==> flow/design.v <==
`timescale 1ns / 1ps
module ted
(
	input         clk,				 
	input         reset,
	input  [15:0] addr_in,
	output [15:0] addr_out,
	input   [7:0] data_in,
	output  [7:0] data_out,
	input         rw,
	output        cpuclk,			 
	output  [6:0] color,				 
	output        csync,
	output reg    hsync,
	output reg    vsync,
	output reg    hblank,
	output reg    vblank_out,
	input         wide,
	output        ce_pix,
	output        irq,
	output        ba,
	output reg    cs_io,
	output reg    cs_ram,
	output reg    cs0,
	output reg    cs1,
	output reg    aec,
	output  [4:0] snd,
	output        pal,
	input   [7:0] k,
	input   [1:0] tvmode,
	output        cpuenable			 
);
parameter TIMER1LO=6'h00;
parameter TIMER1HI=6'h01;
parameter TIMER2LO=6'h02;
parameter TIMER2HI=6'h03;
parameter TIMER3LO=6'h04;
parameter TIMER3HI=6'h05;
parameter CONTROL1=6'h06;
parameter CONTROL2=6'h07;
parameter KEYLATCH=6'h08;
parameter IRQ		=6'h09;
parameter IRQEN	=6'h0A;
parameter RASTER	=6'h0B;
parameter CURPOSHI=6'h0C;
parameter CURPOSLO=6'h0D;
parameter CH1FREQLO=6'h0E;
parameter CH2FREQLO=6'h0F;
parameter CH2FREQHI=6'h10;
parameter SOUNDCTRL=6'h11;
parameter BMAPBASE=6'h12;
parameter CHARBASE=6'h13;
parameter VIDEOBASE=6'h14;
parameter BGCOLOR0=6'h15;
parameter BGCOLOR1=6'h16;
parameter BGCOLOR2=6'h17;
parameter BGCOLOR3=6'h18;
parameter EXCOLOR=6'h19;
parameter CHARPOSRELOADHI=6'h1A;
parameter CHARPOSRELOADLO=6'h1B;
parameter VSCANPOSHI=6'h1C;
parameter VSCANPOSLO=6'h1D;
parameter HSCANPOS=6'h1E;
parameter FLASH_VERTSUB=6'h1F;
parameter ROMEN=6'h3E;
parameter RAMEN=6'h3F;
localparam IDLE=3'b000,THALT1=3'b001,THALT2=3'b010,THALT3=3'b011,TDMA=3'b100;
reg [2:0] dma_state,dma_nextstate;			 
reg [15:0] timer1,timer1_reload;													 
reg [15:0] timer2;																			 
reg [15:0] timer3;																			 
reg test,ecm,bmm,den,rsel;										 
reg [2:0] yscroll;																				 
reg bmm_reg,ecm_reg;																	 
reg reverse,stop,mcm,csel;									          
reg [2:0] xscroll;																				 
reg reverse_reg,mcm_reg;																 
reg [7:0] keylatch;																			 
reg Cnt1Irq,Cnt2Irq,Cnt3Irq,RasterIrq;
wire LPIrq=1'b1;				 
reg enCnt1Irq,enCnt2Irq,enCnt3Irq,enRasterIrq;
wire enLPIrq=1'b0; 	 
reg [8:0] RasterCmp;																			 
reg [9:0] CursorPos;																			 
reg [9:0] Ch1Freq;																			 
reg [9:0] Ch2Freq;																			 
reg damode,ch2noise,ch2en,ch1en;										 
reg [3:0] volume;																				 
reg [2:0] bmapbase;																			 
reg charrom;																						 
reg [5:0] charbase;																			 
reg clkmode;																						 
reg [4:0] vmbase;																				 
reg [6:0] bgcolor0,bgcolor1,bgcolor2,bgcolor3,excolor;	 
reg [9:0] CharPosReload;																	 
reg [8:0] vcounter;							   											 
reg [8:0] hcounter;							   											 
reg [4:0] FlashCount;																			 
reg [2:0] VertSubCount;																		 
reg [7:0] refreshcounter;
reg refresh;
reg [3:0] phicounter;				    			 
reg phi;												 
reg singleclock;									 
reg [8:0] hcounter_next;
reg [8:0] vcounter_next;
reg [8:0] videoline;								 
reg [7:0] dataout_reg;							 
reg [7:0] data_in_reg;									 
reg [5:0] addr_in_reg;									 
reg [6:0] colorreg;								 
reg ramen;											 
reg t1stop,t2stop,t3stop;			 
reg resetRasterIrq, resetCnt1Irq,resetCnt2Irq,resetCnt3Irq;  
reg RasterIrqDone;									 
reg enabledisplay;									 
reg badline2;										 
reg ext_fetch;										 
reg char_fetch;										 
reg dma_window;										 
reg char_window;									 
reg inc_flashcount_window;						 
reg inc_vertsub_window;							 
reg inc_vertline_window;							 
reg hpos_0,hpos_8,hpos_154,hpos_172,hpos_288,hpos_295,hpos_296,hpos_303,hpos_304;
reg hpos_312,hpos_320,hpos_336,hpos_343,hpos_348,hpos_352,hpos_359,hpos_380,hpos_382;
reg hpos_384,hpos_391,hpos_392,hpos_400,hpos_407,hpos_424,hpos_431,hpos_432,hpos_440,hpos_1,hpos_321;
reg inc_charpos;									 
reg [15:0] addr_out_reg;								 
reg [15:0] tedaddress;									 
reg datahold;										 
reg VertSubActive;									 
reg tedwrite_delay;								 
reg csyncreg,palreg,equalization,eq1,eq2;		 
reg [9:0] videocounter;							 
reg inc_videocounter;								 
reg [9:0] videocounter_reload;				 
reg [9:0] CharPosition;							 
reg CharPosLatch;									 
reg latch_window;									 
reg latch_charposition;							 
reg [7:0] attr_buf [0:39];								 
reg [7:0] char_buf [0:39];								 
reg [7:0] nextchar,currentchar,waitingchar,pixelchar;	 
reg [7:0] nextattr,currentattr,waitingattr,pixelattr;	
reg [7:0] nextpixels,currentpixels,waitingpixels;
reg [7:0] pixelshiftreg;							 
reg [5:0] shiftcount;								 
reg verticalscreen;								 
reg widescreen,narrowscreen;				 
reg videoshift;										 
reg nextcursor,currentcursor,waitingcursor;   
reg [6:0] pixelcolor;									 
reg doubleshift;									 
reg dotfetch;												 
reg dotfetch_reg;									 
reg [2:0] xscroll_latch;							 
reg [2:0] yscroll_latch;							 
reg vblank;							 
reg refresh_inc;									 
reg stopreg;											 
reg [1:0] audiocycle;								 
reg [9:0] ch1count,ch2count;			 
reg ch1state,ch2state;						 
reg ch1stateclk_prev,ch2stateclk_prev;
reg [7:0] noisegen;								 
reg [4:0] digivolume;								 
reg [17:0] watchdog_ch1,watchdog_ch2;	 
integer i;
integer j;
integer n;
wire dphi;													 
wire [8:0] EOS,VS_START,VS_STOP,EQ_START,EQ_STOP,VBLANK_START,VBLANK_STOP;		 
wire tick8;													 
wire blanking;												 
wire lowrom,highrom;										 
wire irqpos;												 
wire io,tedreg,tedwrite;								 
wire badline;												 
wire attr_fetch_line;									 
wire tedlatch;												 
wire [7:0] charpointer,attrpointer;
wire multicolor;											 
wire pixelscreen;											 
wire ch1clk,ch2clk;										 
wire ch1stateclk,ch2stateclk;							 
wire ch1audio,ch2audio;									 
wire noise;													 
wire watchdog_ch1max,watchdog_ch2max;				 
wire cycle_end=(phicounter==15)?1'b1:1'b0;				 
wire single_cycle_end=(cycle_end & phi)?1'b1:1'b0;	 
always @(posedge clk) begin									 
	phicounter<=phicounter+1'd1;
	if(reset) begin								 
		phicounter<=4'b0;
	end
end
assign cpuclk = singleclock?phi:dphi;						 
assign dphi = phicounter[3];									 
assign cpuenable=(single_cycle_end)?1'b1:					 
						(cycle_end && !singleclock)?1'b1:
						1'b0;
always @(posedge clk) begin									 
	if (cycle_end)	phi<=~phi;											
	if(reset) begin								 
		phi<=1'b0;
	end
end
always @(posedge clk)											 
	begin
	if(single_cycle_end)											 
		singleclock<=((enabledisplay & ext_fetch) | refresh | clkmode | stop);		 
		if(reset) begin								 
		singleclock<=1'b0;
	end
end
always @(posedge clk)
	begin
	if(single_cycle_end)
		stopreg<=stop;
		if(reset) begin								 
		stopreg<=1'b0;
	end
end
always @(posedge clk)											 
	begin
	if(hpos_296)
		ext_fetch<=0;
	else if(hpos_400)
		ext_fetch<=1;
		if(reset) begin								 
		ext_fetch<=1'b0;
	end
end
assign attr_fetch_line=(videoline>=0 && videoline<203);
always @(posedge clk)											 
	begin
	if(hpos_336)
		refresh<=0;
	else if(hpos_296)
		refresh<=1;
		if(reset) begin								 
		refresh<=1'b0;
	end
end
always @(posedge clk)											 
	begin
	if(hpos_343)
		refresh_inc<=0;
	else if(hpos_303)
		refresh_inc<=1;
		if(reset) begin								 
		refresh_inc<=1'b0;
	end
end
always @(posedge clk)
	begin
		if(single_cycle_end & (refresh_inc|stopreg))
					refreshcounter<=refreshcounter+1'd1;
		else	if(hpos_431 & (videoline==0|refresh_inc|stopreg))
			refreshcounter<=8'h00;
		if(reset) begin								 
		refreshcounter<=8'h00;
	end
end
assign tick8=(phicounter[1:0]==3)?1'b1:1'b0;  
assign ce_pix = tick8;
always @(posedge clk)
	begin
		hcounter<=hcounter_next;
		vcounter<=vcounter_next;
		if(hpos_392)
			videoline<=vcounter;
		if(reset) begin								 
		hcounter<=9'b0;
		vcounter<=9'b0;
		videoline<=9'b0;
	end
end
always @*									 
	begin
	hcounter_next=hcounter;
		if (tedlatch & addr_in_reg[5:0]==HSCANPOS)								 
			begin
				hcounter_next=hcounter+1'd1;
				hcounter_next[8:3]=~data_in_reg[7:2];		 
			end
		else if (tick8 & ~stopreg)
			begin
				if (hcounter==9'd455)
					hcounter_next=9'd0;
				else
					hcounter_next=hcounter+1'd1;
			end
	end
always @*									 
	begin
	vcounter_next=vcounter;
		if(tedwrite & addr_in[5:1]==5'b01110)								 
			begin
			if(addr_in[0]==0)
				vcounter_next={data_in[0],vcounter[7:0]};
			else vcounter_next={vcounter[8],data_in};
			end
		else if(inc_vertline_window & single_cycle_end)
				begin
					if (vcounter==EOS)
							vcounter_next=0;
					else	vcounter_next=vcounter+1'd1;
				end
	end
always @(posedge clk)
	begin
	if(hpos_384)
		inc_vertline_window<=1;
	else if (single_cycle_end)
		inc_vertline_window<=0;
		if(reset) begin								 
		inc_vertline_window<=1'b0;
	end
end
always @(posedge clk) begin
	if(tedwrite)												 
		begin
		if (addr_in[5:0]==TIMER1LO)
			begin
				timer1[7:0]<=data_in;
				timer1_reload[7:0]<=data_in;
				t1stop<=1;
			end
		if (addr_in[5:0]==TIMER1HI)
			begin
				timer1[15:8]<=data_in;
				timer1_reload[15:8]<=data_in;
				t1stop<=0;
			end
		end
	if(phicounter==7 && ~phi & ~t1stop & ~stopreg)			 
		begin															
		if(timer1==0)											
			timer1<=timer1_reload-1'd1;
		else
			timer1<=timer1-1'd1;
		end
	if(reset) begin
		t1stop <= 1;
		timer1 <= 16'hFFFF;
	end
	if(reset) begin								 
		timer1_reload<=16'b0;
	end
end
always @(posedge clk) begin
	if(tedwrite)													 
		begin
		if (addr_in[5:0]==TIMER2LO)
			begin
				timer2[7:0]<=data_in;
				t2stop<=1;
			end
		if (addr_in[5:0]==TIMER2HI)
			begin
				timer2[15:8]<=data_in;
				t2stop<=0;
			end
		end
	else if(phicounter==15 && phi==0 && t2stop==0 && stopreg==0)		 
	begin
		timer2<=timer2-1'd1;
	end
	if(reset) begin
		t2stop <= 1;
		timer2 <= 16'hFFFF;
	end
end
always @(posedge clk) begin
	if(tedwrite)
		begin
		if (addr_in[5:0]==TIMER3LO)							 
			begin
				timer3[7:0]<=data_in;
				t3stop<=1;
			end
		if (addr_in[5:0]==TIMER3HI)
			begin
				timer3[15:8]<=data_in;
				t3stop<=0;
			end
		end
	if(phicounter==7 && phi==1 && t3stop==0 && stopreg==0)				 
		begin
		timer3<=timer3-1'd1;
		end
	if(reset) begin
		t3stop <= 1;
		timer3 <= 16'hFFFF;
	end
end
assign irqpos=(phicounter==4 & ~phi)?1'b1:1'b0;
always @(posedge clk)
	begin
	if(reset|resetCnt1Irq)
		Cnt1Irq<=0;
	else if(irqpos && timer1==0)
		Cnt1Irq<=1;
	end
always @(posedge clk)
	begin
	if(reset|resetCnt2Irq)
		Cnt2Irq<=0;
	else if(irqpos && timer2==0)
		Cnt2Irq<=1;
	end
always @(posedge clk)
	begin
	if(reset|resetCnt3Irq)
		Cnt3Irq<=0;
	else if(irqpos && timer3==0) 
		Cnt3Irq<=1;
	end
always @(posedge clk)
	begin
	if (reset|resetRasterIrq)
		RasterIrq<=0;
	else	if (RasterCmp==vcounter)
		begin
		if(~RasterIrqDone & tick8)			 
			begin
			RasterIrq<=1;
			RasterIrqDone<=1;
			end
		end
	else RasterIrqDone<=0;
		if(reset) begin								 
		RasterIrqDone<=1'b0;
	end
end
assign irq=~((enCnt1Irq & Cnt1Irq)|(enCnt2Irq & Cnt2Irq)| (enCnt3Irq & Cnt3Irq) | (enRasterIrq & RasterIrq) | (enLPIrq & LPIrq));
always @(posedge clk)
	begin
		if((singleclock & ~phi) | (dma_state==TDMA))
			aec<=0;
		else aec<=1;
		if(reset) begin								 
		aec<=0;
	end
end
assign ba=(dma_state==IDLE)?1'b1:1'b0;
assign badline=((yscroll_latch==videoline[2:0]) & enabledisplay & attr_fetch_line)?1'b1:1'b0;			 
always @(posedge clk)
	begin
	if(inc_vertline_window & single_cycle_end)
		begin
		if(badline)
			badline2<=1;
		else if(badline2)
			badline2<=0;
		end
		if(reset) begin								 
		badline2<=1'b0;
	end
end
always @(posedge clk)										 
	begin
	if(single_cycle_end)
		yscroll_latch<=yscroll;
		if(reset) begin								 
		yscroll_latch<=3'b0;
	end
end
always @(posedge clk)
	begin
	if(videoline==0 && den==1)
		enabledisplay<=1;
	if(videoline==204)
		enabledisplay<=0;
		if(reset) begin								 
		enabledisplay<=1'b0;
	end
end
always @(posedge clk)					 
	begin
	if(videoline==9'd204)
		char_fetch<=0;
	else if(badline2)
		char_fetch<=1;
		if(reset) begin								 
		char_fetch<=1'b0;
	end
end
always @(posedge clk)					 
	begin
	if(hpos_296)
		inc_charpos<=0;
	else if(hpos_432)
		inc_charpos<=1;
		if(reset) begin								 
		inc_charpos<=1'b0;
	end
end
always @(posedge clk)					 
	begin
	latch_charposition<=0;
	if(hpos_288)
		latch_window<=1;
	else if(single_cycle_end & latch_window)
		begin
		latch_window<=0;
		latch_charposition<=1;			 
		end
		if(reset) begin								 
		latch_charposition<=1'b0;
		latch_window<=1'b0;
	end
end
always @(posedge clk)
	begin
	if(hpos_392)
		begin
		if(VertSubCount==6)
			CharPosLatch<=1;				 
		else 
			CharPosLatch<=0;
		end
		if(reset) begin								 
		CharPosLatch<=1'b0;
	end
end
always @(posedge clk)					 
	begin
	if(tedwrite & addr_in[5:0]==CHARPOSRELOADHI)
			CharPosReload[9:8]<=data_in[1:0];
	else if(tedwrite & addr_in[5:0]==CHARPOSRELOADLO)
			CharPosReload[7:0]<=data_in;
	else if(hpos_392 & videoline==EOS)		 
			CharPosReload<=0;
	else if(CharPosLatch & latch_charposition & VertSubActive)				 
			CharPosReload<=CharPosition;
		if(reset) begin								 
		CharPosReload<=10'b0;
	end
end
always @(posedge clk)									 
	begin
	if(hpos_392)											 
		CharPosition<=0;
	else
		begin
		if(hpos_432 & enabledisplay & VertSubActive)										 
			CharPosition<=CharPosReload;
		else if(inc_charpos & single_cycle_end)
			CharPosition<=CharPosition+1'd1;
		end
		if(reset) begin								 
		CharPosition<=10'b0;
	end
end
always @(posedge clk)
	begin
	dma_state<=dma_nextstate;
		if(reset) begin								 
		dma_state<=IDLE;
	end
end
always @*
	begin
	dma_nextstate=dma_state;
	case(dma_state)
	IDLE:		begin	
				if((badline|badline2) & dma_window)
					dma_nextstate=THALT1;
				end
	THALT1:	begin
				if((badline|badline2) & dma_window & single_cycle_end)
					dma_nextstate=THALT2;
				else if (~dma_window | ~(badline|badline2))
					dma_nextstate=IDLE;
				end
	THALT2:	begin
				if((badline|badline2) & dma_window & single_cycle_end)
					dma_nextstate=THALT3;
				else if (~dma_window | ~(badline|badline2))
					dma_nextstate=IDLE;
				end
	THALT3:	begin
				if((badline|badline2) & dma_window & single_cycle_end)
					dma_nextstate=TDMA;
				else if (~dma_window | ~(badline|badline2))
					dma_nextstate=IDLE;
				end
	TDMA:		begin
				if (~dma_window | ~(badline|badline2))
					dma_nextstate=IDLE;
				end
	default:	dma_nextstate=IDLE;
	endcase	
	end
always @(posedge clk)
	begin
	if(hpos_407 & tick8)
		dma_window<=1;
	else if(hpos_295 & tick8)
		dma_window<=0;
		if(reset) begin								 
		dma_window<=1'b0;
	end
end
always @(posedge clk)				 
	begin
	if(enabledisplay)
		begin
		if(hpos_296 | shiftcount==6'd40)
			inc_videocounter<=0;
		else if(hpos_432)
			inc_videocounter<=1;
		end
		if(reset) begin								 
		inc_videocounter<=1'b0;
	end
end
always @(posedge clk)
	begin
	if(hpos_392 & videoline==EOS)	 
		videocounter_reload<=0;
		else if(inc_videocounter && hcounter_next == 9'd432 && tick8)  
		videocounter_reload<=videocounter+1'd1;
	else if(VertSubCount==6 && latch_charposition && enabledisplay)			 
		videocounter_reload<=videocounter;
		if(reset) begin								 
		videocounter_reload<=10'b0;
	end
end	
always @(posedge clk)						 
	begin
	if(enabledisplay)
		begin
		if(hpos_432)
			videocounter<=videocounter_reload;
		else if(inc_videocounter & single_cycle_end)							 
			videocounter<=videocounter+1'd1;
		end
		if(reset) begin								 
		videocounter<=10'b0;
	end
end
always @(posedge clk)
	begin
	if(single_cycle_end)
		begin
		if(inc_videocounter)
			begin
			if(badline)	begin									 
				attr_buf[0]<=data_in;
				end
			else begin
				attr_buf[0]<=attr_buf[39];
				end
			for(i=1;i<40;i=i+1) begin
				attr_buf[i]<=attr_buf[i-1];
				end
			nextattr<=attr_buf[39];
			shiftcount<=shiftcount+1'd1;
			if(((CursorPos==CharPosition) && VertSubActive) || (CursorPos==0 && CharPosition==0))					 
				nextcursor<=1;
			else nextcursor<=0;
			end
		else begin
			nextattr<=0;
			shiftcount<=0;
			end
		end
		if(reset) begin								 
		for(i=0;i<=39;i=i+1) attr_buf[i]<=8'd0;
		nextattr<=8'b0;
		shiftcount<=6'b0;
		nextcursor<=1'b0;
	end
end
always @(posedge clk)
	begin
	if(single_cycle_end)
		begin
		if(inc_videocounter)
			begin
			if(badline2) begin
				char_buf[0]<=data_in;
				nextchar<=data_in;
				end
			else begin
				char_buf[0]<=char_buf[39];
				nextchar<=char_buf[39];
				end
			for(j=1;j<40;j=j+1) begin
				char_buf[j]<=char_buf[j-1];
				end
			end 	
		else begin
			nextchar<=0;
			end
		end
		if(reset) begin								 
		for(i=0;i<=39;i=i+1) char_buf[i]<=8'd0;
		nextchar<=8'b0;
	end
end
always @(posedge clk)							 
	begin
	if(hpos_304)
		char_window<=0;
	else if(hpos_440 & enabledisplay)
		char_window<=1;
		if(reset) begin								 
		char_window<=1'b0;
	end
end
always @(posedge clk)								 
	begin
	if(char_window)
		begin
		if(hpos_440)
			nextpixels<=0;
		else if(cycle_end & ~phi)
			nextpixels<=data_in;
		end
		if(reset) begin								 
		nextpixels<=8'b0;
	end
end
always @(posedge clk)
	begin
	if(hpos_392)					
		inc_vertsub_window<=1;
	else if(single_cycle_end)
		inc_vertsub_window<=0;
	if (hpos_380 & badline)													 
		VertSubActive<=1;
	else if (~enabledisplay)												 
		VertSubActive<=0;
		if(reset) begin								 
		inc_vertsub_window<=1'b0;
		VertSubActive<=1'b0;
	end
end
always @(posedge clk)
		begin
			if(tedwrite && addr_in[5:0]==FLASH_VERTSUB)					 
				VertSubCount<=data_in[2:0];
			else 
				if(inc_vertsub_window & single_cycle_end)					 
						if (videoline==0)											 
							VertSubCount<=3'd7;
						else if(enabledisplay & VertSubActive) 
							VertSubCount<=VertSubCount+1'd1;					 
			if(reset) begin								 
		VertSubCount<=3'b0;
	end
end
always @(posedge clk)
	begin
	if(hpos_348)
		inc_flashcount_window<=1;
	else if(single_cycle_end)
		inc_flashcount_window<=0;
	if(tedwrite && addr_in[5:0]==FLASH_VERTSUB)
			FlashCount[3:0]<=data_in[6:3];
	else if(videoline==205 & inc_flashcount_window & single_cycle_end)
			FlashCount<=FlashCount+1'd1;
		if(reset) begin								 
		inc_flashcount_window<=1'b0;
		FlashCount<=5'b0;
	end
end
always @(hcounter)
	begin
	hpos_0=0;
	hpos_1=0;
	hpos_8=0;
	hpos_154=0;
	hpos_172=0;
	hpos_288=0;
	hpos_295=0;
	hpos_296=0;
	hpos_303=0;
	hpos_304=0;
	hpos_312=0;
	hpos_320=0;
	hpos_321=0;
	hpos_336=0;
	hpos_343=0;
	hpos_348=0;
	hpos_352=0;
	hpos_359=0;
	hpos_380=0;
	hpos_382=0;
	hpos_384=0;
	hpos_391=0;
	hpos_392=0;
	hpos_400=0;
	hpos_407=0;
	hpos_424=0;
	hpos_431=0;
	hpos_432=0;
	hpos_440=0;
	case (hcounter)
				0:		hpos_0=1;				 
				1:    hpos_1=1;
				8:		hpos_8=1;				 
				154:  hpos_154=1;				 
				172:	hpos_172=1;				 
				288:	hpos_288=1;				 
				295:	hpos_295=1;				 
				296:	hpos_296=1;				 
				303:	hpos_303=1;				 
				304:  hpos_304=1;				 
				312:	hpos_312=1;				 
				320: 	hpos_320=1;				 
				321:  hpos_321=1;
				336:  hpos_336=1;				 
				343:	hpos_343=1;				 
				348:	hpos_348=1;				 
				352:	hpos_352=1;				 
				359:	hpos_359=1;				 
				380:	hpos_380=1;
				382:	hpos_382=1;				 
				384:	hpos_384=1;				 
				391: 	hpos_391=1;	
				392:	hpos_392=1;				 
				400:  hpos_400=1;				 
				407:	hpos_407=1;				 
				424:	hpos_424=1;				 
				431:	hpos_431=1;				 
				432:	hpos_432=1;				 
				440:  hpos_440=1;				 
				default:;
	endcase				
end
always @(posedge clk)									 
	begin
		if(rsel==1) begin
			if(videoline==9'd4)					 
				verticalscreen<=1;
			else if (videoline==9'd204)			 
				verticalscreen<=0;
		 end
		else begin
			if(videoline==9'd8)					 
				verticalscreen<=1;
			else if(videoline==9'd200)			 
				verticalscreen<=0;
		end
		if(reset) begin								 
		verticalscreen<=1'b0;
	end
end
always @(posedge clk)									 
	begin
		if(enabledisplay & verticalscreen) 
			begin 
				if(hpos_320 & tick8)
					widescreen<=0;
				else if (hpos_0 & tick8)
					widescreen<=1;
				if(hpos_312 & tick8)
					narrowscreen<=0;
				else if (hpos_8 & tick8)
					narrowscreen<=1;
			end
		if(reset) begin								 
		widescreen<=1'b0;
		narrowscreen<=1'b0;
	end
end
always @(posedge clk)
	begin
	if (hpos_312)
		videoshift<=0;
	else if(enabledisplay & hpos_440)
		videoshift<=1;
		if(reset) begin								 
		videoshift<=1'b0;
	end
end
always @(posedge clk)						 
	begin
	if(hpos_440)
		begin
		waitingattr<=0;
		waitingchar<=0;
		waitingpixels<=0;
		currentattr<=0;
		currentchar<=0;
		currentpixels<=0;
		end
	else if(cycle_end & videoshift)
		begin
		if(phi)
			begin
			currentchar<=nextchar;
			waitingchar<=currentchar;
			currentattr<=nextattr;
			waitingattr<=currentattr;
			waitingpixels<=currentpixels;
			currentcursor<=nextcursor;
			waitingcursor<=currentcursor;
			end
		else if(~phi)
			currentpixels<=nextpixels;
		end
		if(reset) begin								 
		waitingattr<=8'b0;
		waitingchar<=8'b0;
		waitingpixels<=8'b0;
		currentattr<=8'b0;
		currentchar<=8'b0;
		currentpixels<=8'b0;
		currentcursor<=1'b0;
		waitingcursor<=1'b0;
	end
end
wire cursor=(waitingcursor & ~FlashCount[4]);
always @(posedge clk)										 
	begin
	if (single_cycle_end)
		begin
		xscroll_latch<=xscroll;
		ecm<=ecm_reg;
		bmm<=bmm_reg;
		reverse<=reverse_reg;
		mcm<=mcm_reg;
		end
		if(reset) begin								 
		xscroll_latch<=3'b0;
		ecm<=1'b0;
		bmm<=1'b0;
		reverse<=1'b0;
		mcm<=1'b0;
	end
end
always @(posedge clk)										 
	begin
	if(videoshift | widescreen)												 
		begin
		if(tick8)									
			begin
				doubleshift<=~doubleshift;
				if(hcounter[2:0] == xscroll_latch)				 
					begin
					doubleshift<=0;
					if(cursor & ~bmm & ~ecm & ~mcm)		 
						pixelshiftreg<=waitingpixels^8'hFF;
					else pixelshiftreg<=waitingpixels;
					pixelattr<=waitingattr;					 
					pixelchar<=waitingchar;
					end
				else
					begin
					if(~multicolor)
						pixelshiftreg<={pixelshiftreg[6:0],1'b0};
					else if(doubleshift)											 
						pixelshiftreg<={pixelshiftreg[5:0],2'b0};
					end
			end
		end
	else pixelshiftreg<=0;									 
		if(reset) begin								 
		doubleshift<=1'b0;
		pixelshiftreg<=8'b0;
		pixelattr<=8'b0;
		pixelchar<=8'b0;
	end
end
assign pixelscreen=(csel)?widescreen:narrowscreen;					 
assign multicolor= mcm & (ecm | pixelattr[3] | bmm);			 
always @*									 
	begin
	pixelcolor=bgcolor0;
	if(pixelscreen & enabledisplay)
		begin
			if (~bmm & ~ecm) 				 
				begin
				if(~multicolor)					 
					begin
					if((reverse|mcm)?pixelshiftreg[7]:(pixelshiftreg[7]& ~(pixelattr[7] & FlashCount[4]))^pixelchar[7])
						pixelcolor=pixelattr[6:0];
					end
				else 
					begin						 
						case(pixelshiftreg[7:6])
							2'b00:	pixelcolor=bgcolor0;
							2'b01:	pixelcolor=bgcolor1;
							2'b10:	pixelcolor=bgcolor2;
							2'b11:	pixelcolor={pixelattr[6:4],1'b0,pixelattr[2:0]};
						endcase
					end				
				end
			else if (~mcm & ~bmm & ecm)		 
				begin
					if(pixelshiftreg[7])
						pixelcolor=pixelattr[6:0];
					else begin
						case(pixelchar[7:6])
							2'b00:	pixelcolor=bgcolor0;
							2'b01:	pixelcolor=bgcolor1;
							2'b10:	pixelcolor=bgcolor2;
							2'b11:	pixelcolor=bgcolor3;
						endcase
					end	
				end
			else if(~mcm & bmm & ~ecm)			 
				begin
				if(pixelshiftreg[7])
					pixelcolor={pixelattr[2:0],pixelchar[7:4]};
				else pixelcolor={pixelattr[6:4],pixelchar[3:0]};
				end
			else if(mcm & bmm & ~ecm)		  
				begin
				case(pixelshiftreg[7:6])
							2'b00:	pixelcolor=bgcolor0;
							2'b01:	pixelcolor={pixelattr[2:0],pixelchar[7:4]};
							2'b10:	pixelcolor={pixelattr[6:4],pixelchar[3:0]};
							2'b11:	pixelcolor=bgcolor1;
						endcase
				end
			else										 
				begin
				pixelcolor=7'b0;
				end
		end
	else
			pixelcolor=excolor;
	end
always @(posedge clk)						 
	begin
	if (tick8)
		if(~blanking)
		colorreg<=pixelcolor;
		else colorreg<=0;
		if(reset) begin								 
		colorreg<=7'b0;
	end
end
assign pal = !tvmode ? !palreg : tvmode[0];
assign EOS = pal?9'd311:9'd261;					 
assign VS_START = pal?9'd254:9'd229;			 
assign VS_STOP = pal?9'd257:9'd232; 			 
assign EQ_START = pal?9'd251:9'd226;			 
assign EQ_STOP = pal?9'd260:9'd235;				 
assign VBLANK_START = pal?9'd251:9'd226; 		 
assign VBLANK_STOP = pal?9'd269:9'd244;		 
always @(posedge clk)								 
	begin
	csyncreg<=(equalization)?(eq1&eq2)^vsync:hsync;
		if(reset) begin								 
		csyncreg<=1'b0;
	end
end
always @(posedge clk)								 
	begin
	if (videoline==VS_START && hpos_400)
		vsync<=1;
	else if (videoline==VS_STOP && hpos_400)
		vsync<=0;
		if(reset) begin								 
		vsync<=0;
	end
end
always @(posedge clk)								 
	begin
	if(videoline==EQ_START && hpos_400)
		equalization<=1;
	else if (videoline==EQ_STOP && hpos_400)
		equalization<=0;
		if(reset) begin								 
		equalization<=1'b0;
	end
end
always @(posedge clk)								 
	begin
	if(hpos_154)
		eq1<=0;
	else if (hpos_172)
		eq1<=1;
	if(hpos_382)
		eq2<=0;
	else if (hpos_400)
		eq2<=1;
		if(reset) begin								 
		eq1<=1'b1;
		eq2<=1'b1;
	end
end
always @(posedge clk)								 
	begin
	if(hpos_359)
		hsync<=0;
	else if (hpos_391)
		hsync<=1;
		if(reset) begin								 
		hsync<=0;
	end
end
always @(posedge clk) begin							 
	if((wide && hpos_1) || (~wide && hpos_424)) begin										
		if(videoline==VBLANK_STOP) vblank_out<=0;
		hblank<=0;
	end else if((wide && hpos_321) || (~wide && hpos_352)) begin		 
		if(videoline==VBLANK_START) vblank_out<=1;
		hblank<=1;
	end
	if(reset) begin								 
		vblank_out<=0;
		hblank<=0;
	end
end
always @(posedge clk)							 
	begin
	if(videoline==VBLANK_STOP)
		vblank<=0;
	else if(videoline==VBLANK_START)
		vblank<=1;
		if(reset) begin								 
		vblank<=1'b0;
	end
end
assign blanking=hblank|vblank;
assign csync=csyncreg;
assign color=colorreg;
always @(posedge clk)		 
	begin
case (phicounter)			 
	1:		begin	
				cs_io<=1;
				cs_ram<=1;
				cs0<=1;
				cs1<=1;
			end
	7:		if(io) cs_io<=0;
			else if(~tedreg) begin
				cs_ram<=0;
				if(rw & ((~ramen & ~dotfetch_reg) | (charrom & dotfetch_reg ))) begin	 
					cs0<=~lowrom;	          
					cs1<=~highrom;           
					cs_ram<=lowrom|highrom;  
				end
			end
	endcase
	if(reset) begin								 
		cs_io<=1;
		cs_ram<=1;
		cs0<=1;
		cs1<=1;
	end
	end
assign lowrom=(addr_in[15:14]==2'b10);							 
assign highrom=(addr_in[15:14]==2'b11);							 
assign io=(addr_in[15:8]==8'hFD || addr_in[15:8]==8'hFE);	 
assign tedreg=(addr_in[15:6]==10'b1111111100 && (addr_in[5]==0 || addr_in[5:1]==7'b11111));		 
assign addr_out=(~aec)?addr_out_reg:16'hffff;
always @(posedge clk)
	begin
		if(cycle_end)
			begin
			addr_out_reg<=tedaddress;
			dotfetch_reg<=dotfetch;
			end
		if(reset) begin								 
		addr_out_reg<=0;
		dotfetch_reg<=1'b0;
	end
end
assign charpointer=(inc_videocounter)?((badline2)?data_in:char_buf[39]):8'd0;	
always @*
	begin
	tedaddress=16'hffff;
	dotfetch=0;
	if(phi==0)						 
		begin
		if(dma_state==TDMA)
			tedaddress={vmbase,(badline)?1'b0:1'b1,videocounter};				 
		end
	else  
		begin						  
		if(refresh_inc|stopreg)				 
			tedaddress={8'hff,refreshcounter};
		else if(inc_charpos & char_fetch)
			begin
			dotfetch=1;
			if(~bmm)				 
				begin
				tedaddress=(~reverse)?{charbase[5:0],charpointer[6:0],VertSubCount}:{charbase[5:1],charpointer,VertSubCount};
				tedaddress[10:9]=(ecm)?2'b00:tedaddress[10:9];
				end
			else
				tedaddress={bmapbase,CharPosition,VertSubCount};	 
			end
		end
	end
assign tedwrite=tedreg&~rw&cycle_end;		 
assign tedlatch=tedwrite_delay & (phicounter==3);		 
always @(posedge clk)
	begin
		if(tedwrite)
			tedwrite_delay<=1;
		else if (phicounter==3)
			tedwrite_delay<=0;
		if(reset) begin								 
		tedwrite_delay<=1'b0;
	end
end
always @(posedge clk)
	begin
	if(reset) ramen <= 0;
	resetRasterIrq<=1'b0;
	resetCnt1Irq<=1'b0;
	resetCnt2Irq<=1'b0;
	resetCnt3Irq<=1'b0;
	if (tedwrite)											 
		begin
		data_in_reg<=data_in;
		addr_in_reg<=addr_in[5:0];
			case(addr_in[5:0])
				CONTROL1:	 
							begin
							test<=data_in[7];
							ecm_reg<=data_in[6];
							bmm_reg<=data_in[5];
							den<=data_in[4];
							rsel<=data_in[3];
							yscroll<=data_in[2:0];
							end
				CONTROL2:	 
							begin
							reverse_reg<=data_in[7];
							palreg<=data_in[6];
							stop<=data_in[5];
							mcm_reg<=data_in[4];
							csel<=data_in[3];
							xscroll<=data_in[2:0];
							end
				KEYLATCH:	 
							keylatch<=k[7:0];
				IRQ:			 
							begin
							resetCnt3Irq<=data_in[6];
							resetCnt2Irq<=data_in[4];
							resetCnt1Irq<=data_in[3];
							resetRasterIrq<=data_in[1];
							end
				IRQEN:		 
							begin
							enCnt3Irq<=data_in[6];
							enCnt2Irq<=data_in[4];
							enCnt1Irq<=data_in[3];
							enRasterIrq<=data_in[1];
							RasterCmp[8]<=data_in[0];
							end
				RASTER:		 
							RasterCmp[7:0]<=data_in;
				CURPOSHI:	 
							CursorPos[9:8]<=data_in[1:0];
				CURPOSLO:	 
							CursorPos[7:0]<=data_in;
				CH1FREQLO:	 
							Ch1Freq[7:0]<=data_in;
				CH2FREQLO:	 
							Ch2Freq[7:0]<=data_in;
				CH2FREQHI:	 
							Ch2Freq[9:8]<=data_in[1:0];
				SOUNDCTRL:	 
							begin
							damode<=data_in[7];
							ch2noise<=data_in[6];
							ch2en<=data_in[5];
							ch1en<=data_in[4];
							volume<=data_in[3:0];
							end
				BMAPBASE:	 
							begin
							bmapbase<=data_in[5:3];
							charrom<=data_in[2];
							Ch1Freq[9:8]<=data_in[1:0];
							end
				CHARBASE:	 
							begin
							charbase<=data_in[7:2];
							clkmode<=data_in[1];
							end
				VIDEOBASE:	 
							vmbase<=data_in[7:3];
				BGCOLOR0:	 
							bgcolor0<=7'h7f;
				BGCOLOR1:	 
							bgcolor1<=7'h7f;
				BGCOLOR2:	 
							bgcolor2<=7'h7f;
				BGCOLOR3:	 
							bgcolor3<=7'h7f;
				EXCOLOR:		 
							excolor<=7'h7f;
				ROMEN:		ramen<=1'b0;
				RAMEN:		ramen<=1'b1;
				default:;
			endcase
		end
	else if (tedlatch)			 
		case(addr_in_reg[5:0])
				BGCOLOR0:	 
							bgcolor0<=data_in_reg[6:0];
				BGCOLOR1:	 
							bgcolor1<=data_in_reg[6:0];
				BGCOLOR2:	 
							bgcolor2<=data_in_reg[6:0];
				BGCOLOR3:	 
							bgcolor3<=data_in_reg[6:0];
				EXCOLOR:		 
							excolor<=data_in_reg[6:0];
				default:;
		endcase
		if(reset) begin								 
		resetRasterIrq<=0;
		resetCnt1Irq<=0;
		resetCnt2Irq<=0;
		resetCnt3Irq<=0;
		data_in_reg<=0;
		addr_in_reg<=0;
		test<=1'b0;
		ecm_reg<=1'b0;
		bmm_reg<=1'b0;
		den<=1'b0;
		rsel<=1'b0;
		yscroll<=3'b0;
		reverse_reg<=1'b0;
		palreg<=1'b0;
		stop<=1'b0;
		mcm_reg<=1'b0;
		csel<=1'b0;
		xscroll<=3'b0;
		keylatch<=8'hff;
		enCnt3Irq<=1'b0;
		enCnt2Irq<=1'b0;
		enCnt1Irq<=1'b0;
		enRasterIrq<=1'b0;
		RasterCmp<=9'b0;
		CursorPos<=10'b0;
		Ch1Freq<=10'b0;
		Ch2Freq<=10'b0;
		damode<=1'b0;
		ch2noise<=1'b0;
		ch2en<=1'b0;
		ch1en<=1'b0;
		volume<=4'b0;
		bmapbase<=3'b0;
		charrom<=1'b0;
		charbase<=6'b0;
		clkmode<=1'b0;
		vmbase<=5'b0;
		bgcolor0<=7'b0;
		bgcolor1<=7'b0;
		bgcolor2<=7'b0;
		bgcolor3<=7'b0;
		excolor<=7'b0;
	end
end
always @(posedge clk)
	begin
	if(tedreg & rw)
		begin
		if(phicounter==7)										 
			begin
				case(addr_in[5:0])
				TIMER1LO:	 
							dataout_reg<=timer1[7:0];
				TIMER1HI:	 
							dataout_reg<=timer1[15:8];
				TIMER2LO:	 
							dataout_reg<=timer2[7:0];
				TIMER2HI:	 
							dataout_reg<=timer2[15:8];
				TIMER3LO:	 
							dataout_reg<=timer3[7:0];
				TIMER3HI:	 
							dataout_reg<=timer3[15:8];
				CONTROL1:	 
							begin
							dataout_reg[7]<=test;
							dataout_reg[6]<=ecm;
							dataout_reg[5]<=bmm;
							dataout_reg[4]<=den;
							dataout_reg[3]<=rsel;
							dataout_reg[2:0]<=yscroll;
							end
				CONTROL2:	 
							begin
							dataout_reg[7]<=reverse;
							dataout_reg[6]<=~pal;
							dataout_reg[5]<=stop;
							dataout_reg[4]<=mcm;
							dataout_reg[3]<=csel;
							dataout_reg[2:0]<=xscroll;
							end
				KEYLATCH:	 
							begin
							dataout_reg<=keylatch;
							end
				IRQ:			 
							begin
							dataout_reg[7]<=~irq;
							dataout_reg[6]<=Cnt3Irq;
							dataout_reg[4]<=Cnt2Irq;
							dataout_reg[3]<=Cnt1Irq;
							dataout_reg[2]<=LPIrq;			 
							dataout_reg[1]<=RasterIrq;
							end
				IRQEN:		 
							begin
							dataout_reg[6]<=enCnt3Irq;
							dataout_reg[4]<=enCnt2Irq;
							dataout_reg[3]<=enCnt1Irq;
							dataout_reg[2]<=enLPIrq;			 
							dataout_reg[1]<=enRasterIrq;
							dataout_reg[0]<=RasterCmp[8];
							end
				RASTER:		 
							dataout_reg<=RasterCmp[7:0];
				CURPOSHI:	 
							dataout_reg[1:0]<=CursorPos[9:8];
				CURPOSLO:	 
							dataout_reg<=CursorPos[7:0];
				CH1FREQLO:	 
							dataout_reg<=Ch1Freq[7:0];
				CH2FREQLO:	 
							dataout_reg<=Ch2Freq[7:0];
				CH2FREQHI:	 
							begin
							dataout_reg[7]<=1'b0;				 
							dataout_reg[1:0]<=Ch2Freq[9:8];
							end
				SOUNDCTRL:  
							begin
							dataout_reg[7]<=damode;
							dataout_reg[6]<=ch2noise;
							dataout_reg[5]<=ch2en;
							dataout_reg[4]<=ch1en;
							dataout_reg[3:0]<=volume;
							end
				BMAPBASE:   
							begin
							dataout_reg[5:3]<=bmapbase;
							dataout_reg[2]<=charrom;
							dataout_reg[1:0]<=Ch1Freq[9:8];
							end
				CHARBASE:   
							begin
							dataout_reg[7:2]<=charbase;
							dataout_reg[1]<=clkmode;
							dataout_reg[0]<=~ramen;
							end
				VIDEOBASE:  
							dataout_reg[7:3]<=vmbase;
				BGCOLOR0:  
							dataout_reg[6:0]<=bgcolor0;
				BGCOLOR1:  
							dataout_reg[6:0]<=bgcolor1;
				BGCOLOR2:  
							dataout_reg[6:0]<=bgcolor2;
				BGCOLOR3:  
							dataout_reg[6:0]<=bgcolor3;
				EXCOLOR:  
							dataout_reg[6:0]<=excolor;
				CHARPOSRELOADHI:  
							dataout_reg[1:0]<=CharPosReload[9:8];
				CHARPOSRELOADLO:  
							dataout_reg<=CharPosReload[7:0];
				VSCANPOSHI:	 
							dataout_reg[0]<=vcounter[8];
				VSCANPOSLO:  
							dataout_reg<=vcounter[7:0];
				HSCANPOS:	 
							dataout_reg<={hcounter[8:2],1'b0};
				FLASH_VERTSUB:  
							begin
							dataout_reg[6:3]<=FlashCount[3:0];
							dataout_reg[2:0]<=VertSubCount;
							end
				ROMEN:	 
							dataout_reg<=8'h00;
				RAMEN:	 
							dataout_reg<=8'h00;
				default:;
				endcase
			end
		else if(phicounter==10)								 
			datahold<=1;
		end
	if(phicounter==1)
		begin
		datahold<=0;
		dataout_reg<=8'hff;
		end
		if(reset) begin								 
		dataout_reg<=8'hff;
		datahold<=1'b0;
	end
end
assign data_out=(datahold)?dataout_reg:8'hff;
assign snd=(ch1audio ? digivolume : 5'd0)+(ch2audio ? digivolume : 5'd0);  
always @(posedge clk)						 
	begin
	if(single_cycle_end)
		audiocycle<=audiocycle+1'd1;
		if(reset) begin								 
		audiocycle<=2'b0;
	end
end
assign ch1clk=single_cycle_end&(audiocycle==2'b11);		 
assign ch2clk=single_cycle_end&(audiocycle==2'b01);		 
always @(posedge clk)
	begin
	if(ch1clk)
		begin
		if((ch1count==10'h3ff) || damode)
			ch1count<=Ch1Freq+1'd1;
		else	ch1count<=ch1count+1'd1;
		end
		if(reset) begin								 
		ch1count<=10'b0;
	end
end
assign ch1stateclk=(ch1count==10'h3ff)?1'b1:1'b0;
always @(posedge clk)	 
	begin
	ch1stateclk_prev<=ch1stateclk;
	if(damode|watchdog_ch1max)							 
		ch1state<=0;
	else if(~ch1stateclk_prev & ch1stateclk)		 
				ch1state<=~ch1state;						 
		if(reset) begin								 
		ch1stateclk_prev<=1'b0;
		ch1state<=1'b0;
	end
end
assign ch1audio=(ch1en)?~ch1state:1'b0;		 
always @(posedge clk)									 
	begin
	if((~ch1stateclk_prev & ch1stateclk)|watchdog_ch1max)		 
		watchdog_ch1<=0;
	else if(ch1clk)										 
		watchdog_ch1<=watchdog_ch1+1'd1;
		if(reset) begin								 
		watchdog_ch1<=18'b0;
	end
end
assign watchdog_ch1max=(watchdog_ch1==18'd188416)?1'b1:1'b0;	
always @(posedge clk)
	begin
	if(ch2clk)
		begin
		if((ch2count==10'h3ff) || damode)
			ch2count<=Ch2Freq+1'd1;
		else	ch2count<=ch2count+1'd1;
		end
		if(reset) begin								 
		ch2count<=10'b0;
	end
end
assign ch2stateclk=(ch2count==10'h3ff)?1'b1:1'b0;
always @(posedge clk)	 
	begin
	ch2stateclk_prev<=ch2stateclk;
	if(damode)												 
		ch2state<=0;
	else if(~ch2stateclk_prev & ch2stateclk)		 
				ch2state<=~ch2state;						 
		if(reset) begin								 
		ch2stateclk_prev<=1'b0;
		ch2state<=1'b0;
	end
end
assign ch2audio=(ch2en)?~ch2state:noise;		 
always @(posedge clk)									 
	begin
	if((~ch2stateclk_prev & ch2stateclk)|watchdog_ch2max)		 
		watchdog_ch2<=0;
	else if(ch2clk)										 
		watchdog_ch2<=watchdog_ch2+1'd1;
		if(reset) begin								 
		watchdog_ch2<=18'b0;
	end
end
assign watchdog_ch2max=(watchdog_ch2==18'd188416)?1'b1:1'b0;	
always @(posedge clk)
	begin
	if(damode)
		noisegen<=0;
	else if(~ch2stateclk_prev & ch2stateclk)
		begin
		for(n=1;n<8;n=n+1)
			begin
			noisegen[n]<=noisegen[n-1];
			end
		noisegen[0]<=1'b1^noisegen[7]^noisegen[5]^noisegen[4]^noisegen[1];
		end
		if(reset) begin								 
		noisegen<=8'b0;
	end
end
assign noise=(ch2noise)?noisegen[0]:1'b0;		 
always @*								 
	begin
	case (volume)
				0: digivolume=0;
				1: digivolume=1;
				2: digivolume=3;
				3: digivolume=5;
				4: digivolume=7;
				5: digivolume=9;
				6: digivolume=11;
				7: digivolume=13;
		default:	digivolume=15;
	endcase
	end
endmodule
Memo
Re: synthesis data of ted

==> Step by step through the tools: ted <==
Module ted before and after one edit of its RTL, step after step.
Lines under "before" count in the file above, lines under "after" in the edited file.
"diff": "after" minus "before" as printed here.
Operators carry their Yosys type and port widths (W data, S select, Z words).
Library cell names are shortened.
{ "design": {"design": "ted", "clock": "clk", "lib": "sky130hd", "pvt_corner": "tt_025C_1v80"} }

==> Edit of the RTL <==
The edit as a unified diff against the file above.
This change comes from a script, not from a designer. The edited design behaves differently; no optimisation was intended.
begin of diff
@@ -10,5 +10,5 @@
 	input         rw,
 	output        cpuclk,			 
-	output  [6:0] color,				 
+	output  [6:0] color_pad,				 
 	output        csync,
 	output reg    hsync,
@@ -31,4 +31,8 @@
 	output        cpuenable			 
 );
+wire [6:0] color;
+reg [6:0] color_p1;
+always @(posedge clk) color_p1 <= color;
+assign color_pad = color_p1;
 parameter TIMER1LO=6'h00;
 parameter TIMER1HI=6'h01;
end of diff

==> Elaborated design <==
Counts by Yosys on the flattened word-level netlist (proc, flatten, opt, wreduce). Print and check cells are left out. Cells with the same type and inputs are merged into one.
Memory sizes are those after Yosys's memory passes, which may raise the word count (mostly to a power of two), join words into wider ones and drop unused or constant bits.
{ "classes": {"columns": ["item", "before", "after", "diff"], "rows": [
  ["n_addsub", 20, 20, 0],
  ["n_logic", 143, 143, 0],
  ["multipliers", 0, 0, 0],
  ["shifts", 0, 0, 0],
  ["mux", 249, 249, 0],
  ["n_div", 0, 0, 0],
  ["n_cmp", 2, 2, 0],
  ["n_reduce_logical", 187, 187, 0],
  ["n_eq", 136, 136, 0]
]} }
{ "ops": {"columns": ["cell", "before", "after", "diff"], "rows": [
  ["$mux W1", 113, 113, 0],
  ["$and A1 B1 Y1", 74, 74, 0],
  ["$reduce_and A2 Y1", 45, 45, 0],
  ["$reduce_bool A2 Y1", 40, 40, 0],
  ["$mux W8", 36, 36, 0],
  ["$not A1 Y1", 36, 36, 0],
  ["$mux W7", 30, 30, 0],
  ["$logic_and A1 B1 Y1", 29, 29, 0],
  ["$eq A9 B9 Y1 const B", 26, 26, 0],
  ["$or A1 B1 Y1", 26, 26, 0],
  ["$eq A6 B5 Y1 const B", 22, 22, 0],
  ["$reduce_or A2 Y1", 19, 19, 0],
  ["$reduce_and A3 Y1", 17, 17, 0],
  ["$mux W3", 12, 12, 0],
  ["$ne A2 B1 Y1 const B", 11, 11, 0],
  ["$mux W9", 10, 10, 0],
  ["$eq A2 B2 Y1 const B", 8, 8, 0],
  ["$eq A6 B4 Y1 const B", 8, 8, 0],
  ["$mux W10", 8, 8, 0],
  ["$logic_or A1 B1 Y1", 7, 7, 0],
  ["$ne A2 B2 Y1 const B", 7, 7, 0],
  ["$add A10 B1 Y10 const B", 6, 6, 0],
  ["$eq A9 B9 Y1", 6, 6, 0],
  ["$mux W2", 6, 6, 0],
  ["$mux W5", 6, 6, 0],
  ["$eq A9 B8 Y1 const B", 5, 5, 0],
  ["$mux W16", 5, 5, 0],
  ["$pmux W1 S2", 5, 5, 0]
]} }
The list need not be complete.
{ "bits": {"columns": ["item", "before", "after", "diff"], "rows": [
  ["clocked_rd_ports_x_width", 4, 4, 0],
  ["wordCells", 986, 987, 1],
  ["input_bits", 38, 38, 0],
  ["ram_bits", 0, 0, 0],
  ["latchBits", 0, 0, 0],
  ["mem_bits_ro", 32, 32, 0],
  ["regBits", 1187, 1194, 7],
  ["n_memories", 1, 1, 0]
]} }
{ "mem_list": {"columns": ["item", "before", "after"], "rows": [
  ["mem_shapes", "8x4 r1 w0", "8x4 r1 w0"]
]} }

==> Logic depth <==
Yosys ltp: most cells in a row. Word level: on the elaborated netlist, between registers, memories and ports. Mapped: between sequential cells and ports; inverters and the memories' decode and read muxes count.
{ "logic_depth": {"columns": ["item", "before", "after", "diff"], "rows": [
  ["depth_word", 10, 10, 0],
  ["ABC_AREA", "0", "0", null],
  ["depth_mapped", 12, 15, 3],
  ["mapped_depth_nobuf", 10, 12, 2]
]} }

==> After synthesis <==
The flow's flattened synthesis, as Yosys stat reports it; memories are mapped. The netlist is that of the ABC_AREA named above (0 if unset); the other value can give another one.
{ "mapped": {"columns": ["item", "before", "after", "diff"], "rows": [
  ["cells", 6580, 6539, -41],
  ["sequential_area_um2", 23882.9, 24023.0, 140.1],
  ["ffs", 1193, 1200, 7],
  ["area_um2", 51446.8, 51066.5, -380.3]
]} }
{ "by_type": {"columns": ["cell_type", "before", "after", "diff"], "rows": [
  ["nand3_1", 185, 120, -65],
  ["a21oi_1", 948, 1009, 61],
  ["nor3_1", 104, 146, 42],
  ["a22oi_1", 35, 68, 33],
  ["nand2b_1", 26, 54, 28],
  ["o21ai_0", 145, 120, -25],
  ["a32oi_1", 34, 9, -25],
  ["and3_1", 69, 46, -23],
  ["nand4_1", 68, 45, -23],
  ["o211ai_1", 27, 9, -18],
  ["clkbuf_1", 452, 435, -17],
  ["a31oi_1", 49, 32, -17],
  ["nor2_1", 366, 381, 15],
  ["xnor2_1", 79, 65, -14],
  ["o32ai_1", 16, 2, -14],
  ["nand2_1", 1869, 1881, 12],
  ["mux2i_1", 121, 110, -11],
  ["or3_1", 17, 28, 11]
]} }
The list need not be complete.

==> Timing after synthesis <==
Source: OpenSTA report_checks on the synthesized netlist (no wires, ideal clock, input and output delay 20% of the period each), path of least setup slack; recovery checks are left aside. Register names are those of the netlist, which keeps one name where synthesis merged equal registers.
{ "synth_path": {"columns": ["item", "before", "after", "diff"], "rows": [
  ["kind", "input port to output port", "input port to output port", null],
  ["start", "in tvmode[1]", "in tvmode[0]", null],
  ["end", "out pal", "out pal", null],
  ["driving_pins", 2, 2, 0],
  ["clock_period_ps", 10000, 10000, 0],
  ["in_delay_ps", 2000, 2000, 0],
  ["n_path_buf", 1, 0, -1],
  ["setup_slack_ps", 5285, 5598, 313],
  ["output_delay_ps", 2000, 2000, 0],
  ["delay_ps", 715, 402, -313],
  ["arrival_time_ps", 2715, 2402, -313],
  ["period_less_setup_slack_ps", 4715, 4402, -313]
]} }
"delay_ps" = arrival - input delay + setup time.
A path that ends at an output port has no setup time.
"driving_pins": output pins that drive a net of the path, with the launching flip-flop's if there is one; two outputs of one cell count as two.
"period_less_setup_slack_ps" is the clock period less the worst setup slack; recovery checks do not enter. This is arithmetic on one report: input and output delays are still those of the set period (20% each).
The rows between start and end are the longest chain of elaborated cells between them; the timing report does not say that the signal goes this way. Where chains are equally long, one stands for them.
Each line given opens the expression or statement behind the cell; cells for indexed reads and writes are added by Yosys, which also makes memories of some case tables.
{ "synth_via_before": {"cell_sequence": "o21bai_1 -> clkbuf_1", "elab_chain_cells": 2, "cone_cells": 2, "cone_lines": 1, "cone_classes": "mux (1); reduce/logical (1)"} }
{ "synth_lines_before": {"columns": ["item", "line", "rtl"], "rows": [
  ["from (decl)", 30, "input [1:0] tvmode,"],
  ["$logic_not A2 Y1", 1042, "assign pal = !tvmode ? !palreg : tvmode[0];"],
  ["$mux W1", 1042, null],
  ["to (decl)", 28, "output pal,"]
]} }
{ "synth_via_after": {"cell_sequence": "o21ba_2 -> clkinv_1", "elab_chain_cells": 2, "cone_cells": 2, "cone_lines": 1, "cone_classes": "mux (1); reduce/logical (1)"} }
{ "synth_lines_after": {"columns": ["item", "line", "rtl"], "rows": [
  ["from (decl)", 30, "input [1:0] tvmode,"],
  ["$logic_not A2 Y1", 1046, "assign pal = !tvmode ? !palreg : tvmode[0];"],
  ["$mux W1", 1046, null],
  ["to (decl)", 28, "output pal,"]
]} }

==> Worst path after layout <==
Path of least setup slack in the final report of the runs of set A (OpenROAD, finished layout, wires in). Where an end is a register, its clock arrival counts in the times.
The path's times are printed in steps of 10 ps; the period is the one set.
{ "layout_path": {"columns": ["item", "before", "after", "diff"], "rows": [
  ["kind", "flip-flop to output port", "flip-flop to output port", null],
  ["start", "reg ch2en", "reg phicounter[0]", null],
  ["end", "out snd[3]", "out cpuenable", null],
  ["setup_slack_ps", 1420, 1470, 50],
  ["driving_pins", 9, 6, -3],
  ["output_delay_ps", 1190, 1190, 0],
  ["clock_period_ps", 5950, 5950, 0],
  ["arrival_time_ps", 3340, 3290, -50],
  ["n_path_buf", 1, 2, 1]
]} }
The rows between start and end are the longest chain of elaborated cells between them; the timing report does not say that the signal goes this way. Where chains are equally long, one stands for them.
{ "layout_via_before": {"cell_sequence": "dfxtp_1 -> mux2_2 -> or2_2 -> inv_1 -> ha_1 -> a21o_1 -> a21oi_1 -> xnor2_1 -> clkdlybuf4s50_1", "elab_chain_cells": 3, "cone_cells": 3, "cone_lines": 2, "cone_classes": "add/sub (1); mux (2)"} }
{ "layout_lines_before": {"columns": ["item", "line", "rtl"], "rows": [
  ["from (decl)", 87, "reg damode,ch2noise,ch2en,ch1en;"],
  ["from (assign)", 1273, "ch2en<=data_in[5];"],
  ["from (assign)", 1349, "ch2en<=1'b0;"],
  ["$mux W1", 1579, "assign ch2audio=(ch2en)?~ch2state:noise;"],
  ["$mux W5", 1506, "assign snd=(ch1audio ? digivolume : 5'd0)+(ch2audio ? digivolume : 5'd0);"],
  ["$add A5 B5 Y5", 1506, null],
  ["to (decl)", 27, "output [4:0] snd,"]
]} }
{ "layout_via_after": {"cell_sequence": "dfxtp_1 -> ha_1 -> nand3_1 -> buf_4 -> nor2_1 -> clkdlybuf4s50_1", "elab_chain_cells": 5, "cone_cells": 7, "cone_classes": "eq/ne (1); mux (4); logic (1); reduce/logical (1)"} }
{ "layout_lines_after": {"columns": ["item", "line", "rtl"], "rows": [
  ["from (decl)", 106, "reg [3:0] phicounter;"],
  ["from (assign)", 197, "phicounter<=phicounter+1'd1;"],
  ["from (assign)", 199, "phicounter<=4'b0;"],
  ["$eq A4 B4 Y1", 194, "wire cycle_end=(phicounter==15)?1'b1:1'b0;"],
  ["$mux W1", 194, null],
  ["$logic_and A1 B1 Y1", 205, "(cycle_end && !singleclock)?1'b1:"],
  ["$mux W1", 205, null],
  ["$mux W1", 204, "assign cpuenable=(single_cycle_end)?1'b1:"],
  ["to (decl)", 31, "output cpuenable"]
]} }

==> Measured runs <==
Both versions went through the flow (Yosys, OpenROAD) with the same settings in each pair. Constraints: input delay and output delay 20% of the set period each, output load 0.01 pF.
{ "flow_settings_set_A": {"CORE_UTILIZATION": 40, "period_ns": 5.95, "CAP_MARGIN": 20, "CORE_MARGIN": 2, "SLEW_MARGIN": 20} }
{ "results_set_A": {"columns": ["item", "before", "after", "diff"], "rows": [
  ["util_pct", 45.6, 45.1, -0.5],
  ["stdcell_area_um2", 58162.0, 57355.0, -807.0],
  ["fin_power_uw", 17295, 16712, -583],
  ["die_um2", 131501.0, 130541.0, -960.0],
  ["fin_hold_ws_ps", 385, 367, -18],
  ["achieved_period_ps", 4534, 4480, -54],
  ["setup_ws_ps", 1416, 1470, 54],
  ["yosys.chip_area_um2", 51446.8, 51066.5, -380.3],
  ["fin_tns_ps", 0, 0, 0]
]} }
{ "flow_settings_set_B": {"CAP_MARGIN": 15, "CORE_ASPECT_RATIO": 0.56, "CORE_UTILIZATION": 50, "CTS_CLUSTER_SIZE": 43, "PLACE_DENSITY_LB_ADDON": 0.13, "period_ns": 9.66, "CORE_MARGIN": 2, "SLEW_MARGIN": 20} }
{ "results_set_B": {"columns": ["item", "before", "after", "diff"], "rows": [
  ["util_pct", 56.0, 55.6, -0.4],
  ["stdcell_area_um2", 56733.2, 56137.6, -595.6],
  ["fin_power_uw", 9711, 9798, 87],
  ["die_um2", 105583.0, 104814.0, -769.0],
  ["fin_hold_ws_ps", 391, 357, -34],
  ["achieved_period_ps", 5649, 5688, 39],
  ["setup_ws_ps", 4011, 3972, -39],
  ["yosys.chip_area_um2", 51446.8, 51066.5, -380.3],
  ["fin_tns_ps", 0, 0, 0]
]} }
"achieved_period_ps" = clock period - worst setup slack. The figure is calculated, with input and output delays left at 20% of the set period.
"fin_power_uw" is the tool's figure for a default switching activity; nothing was simulated.
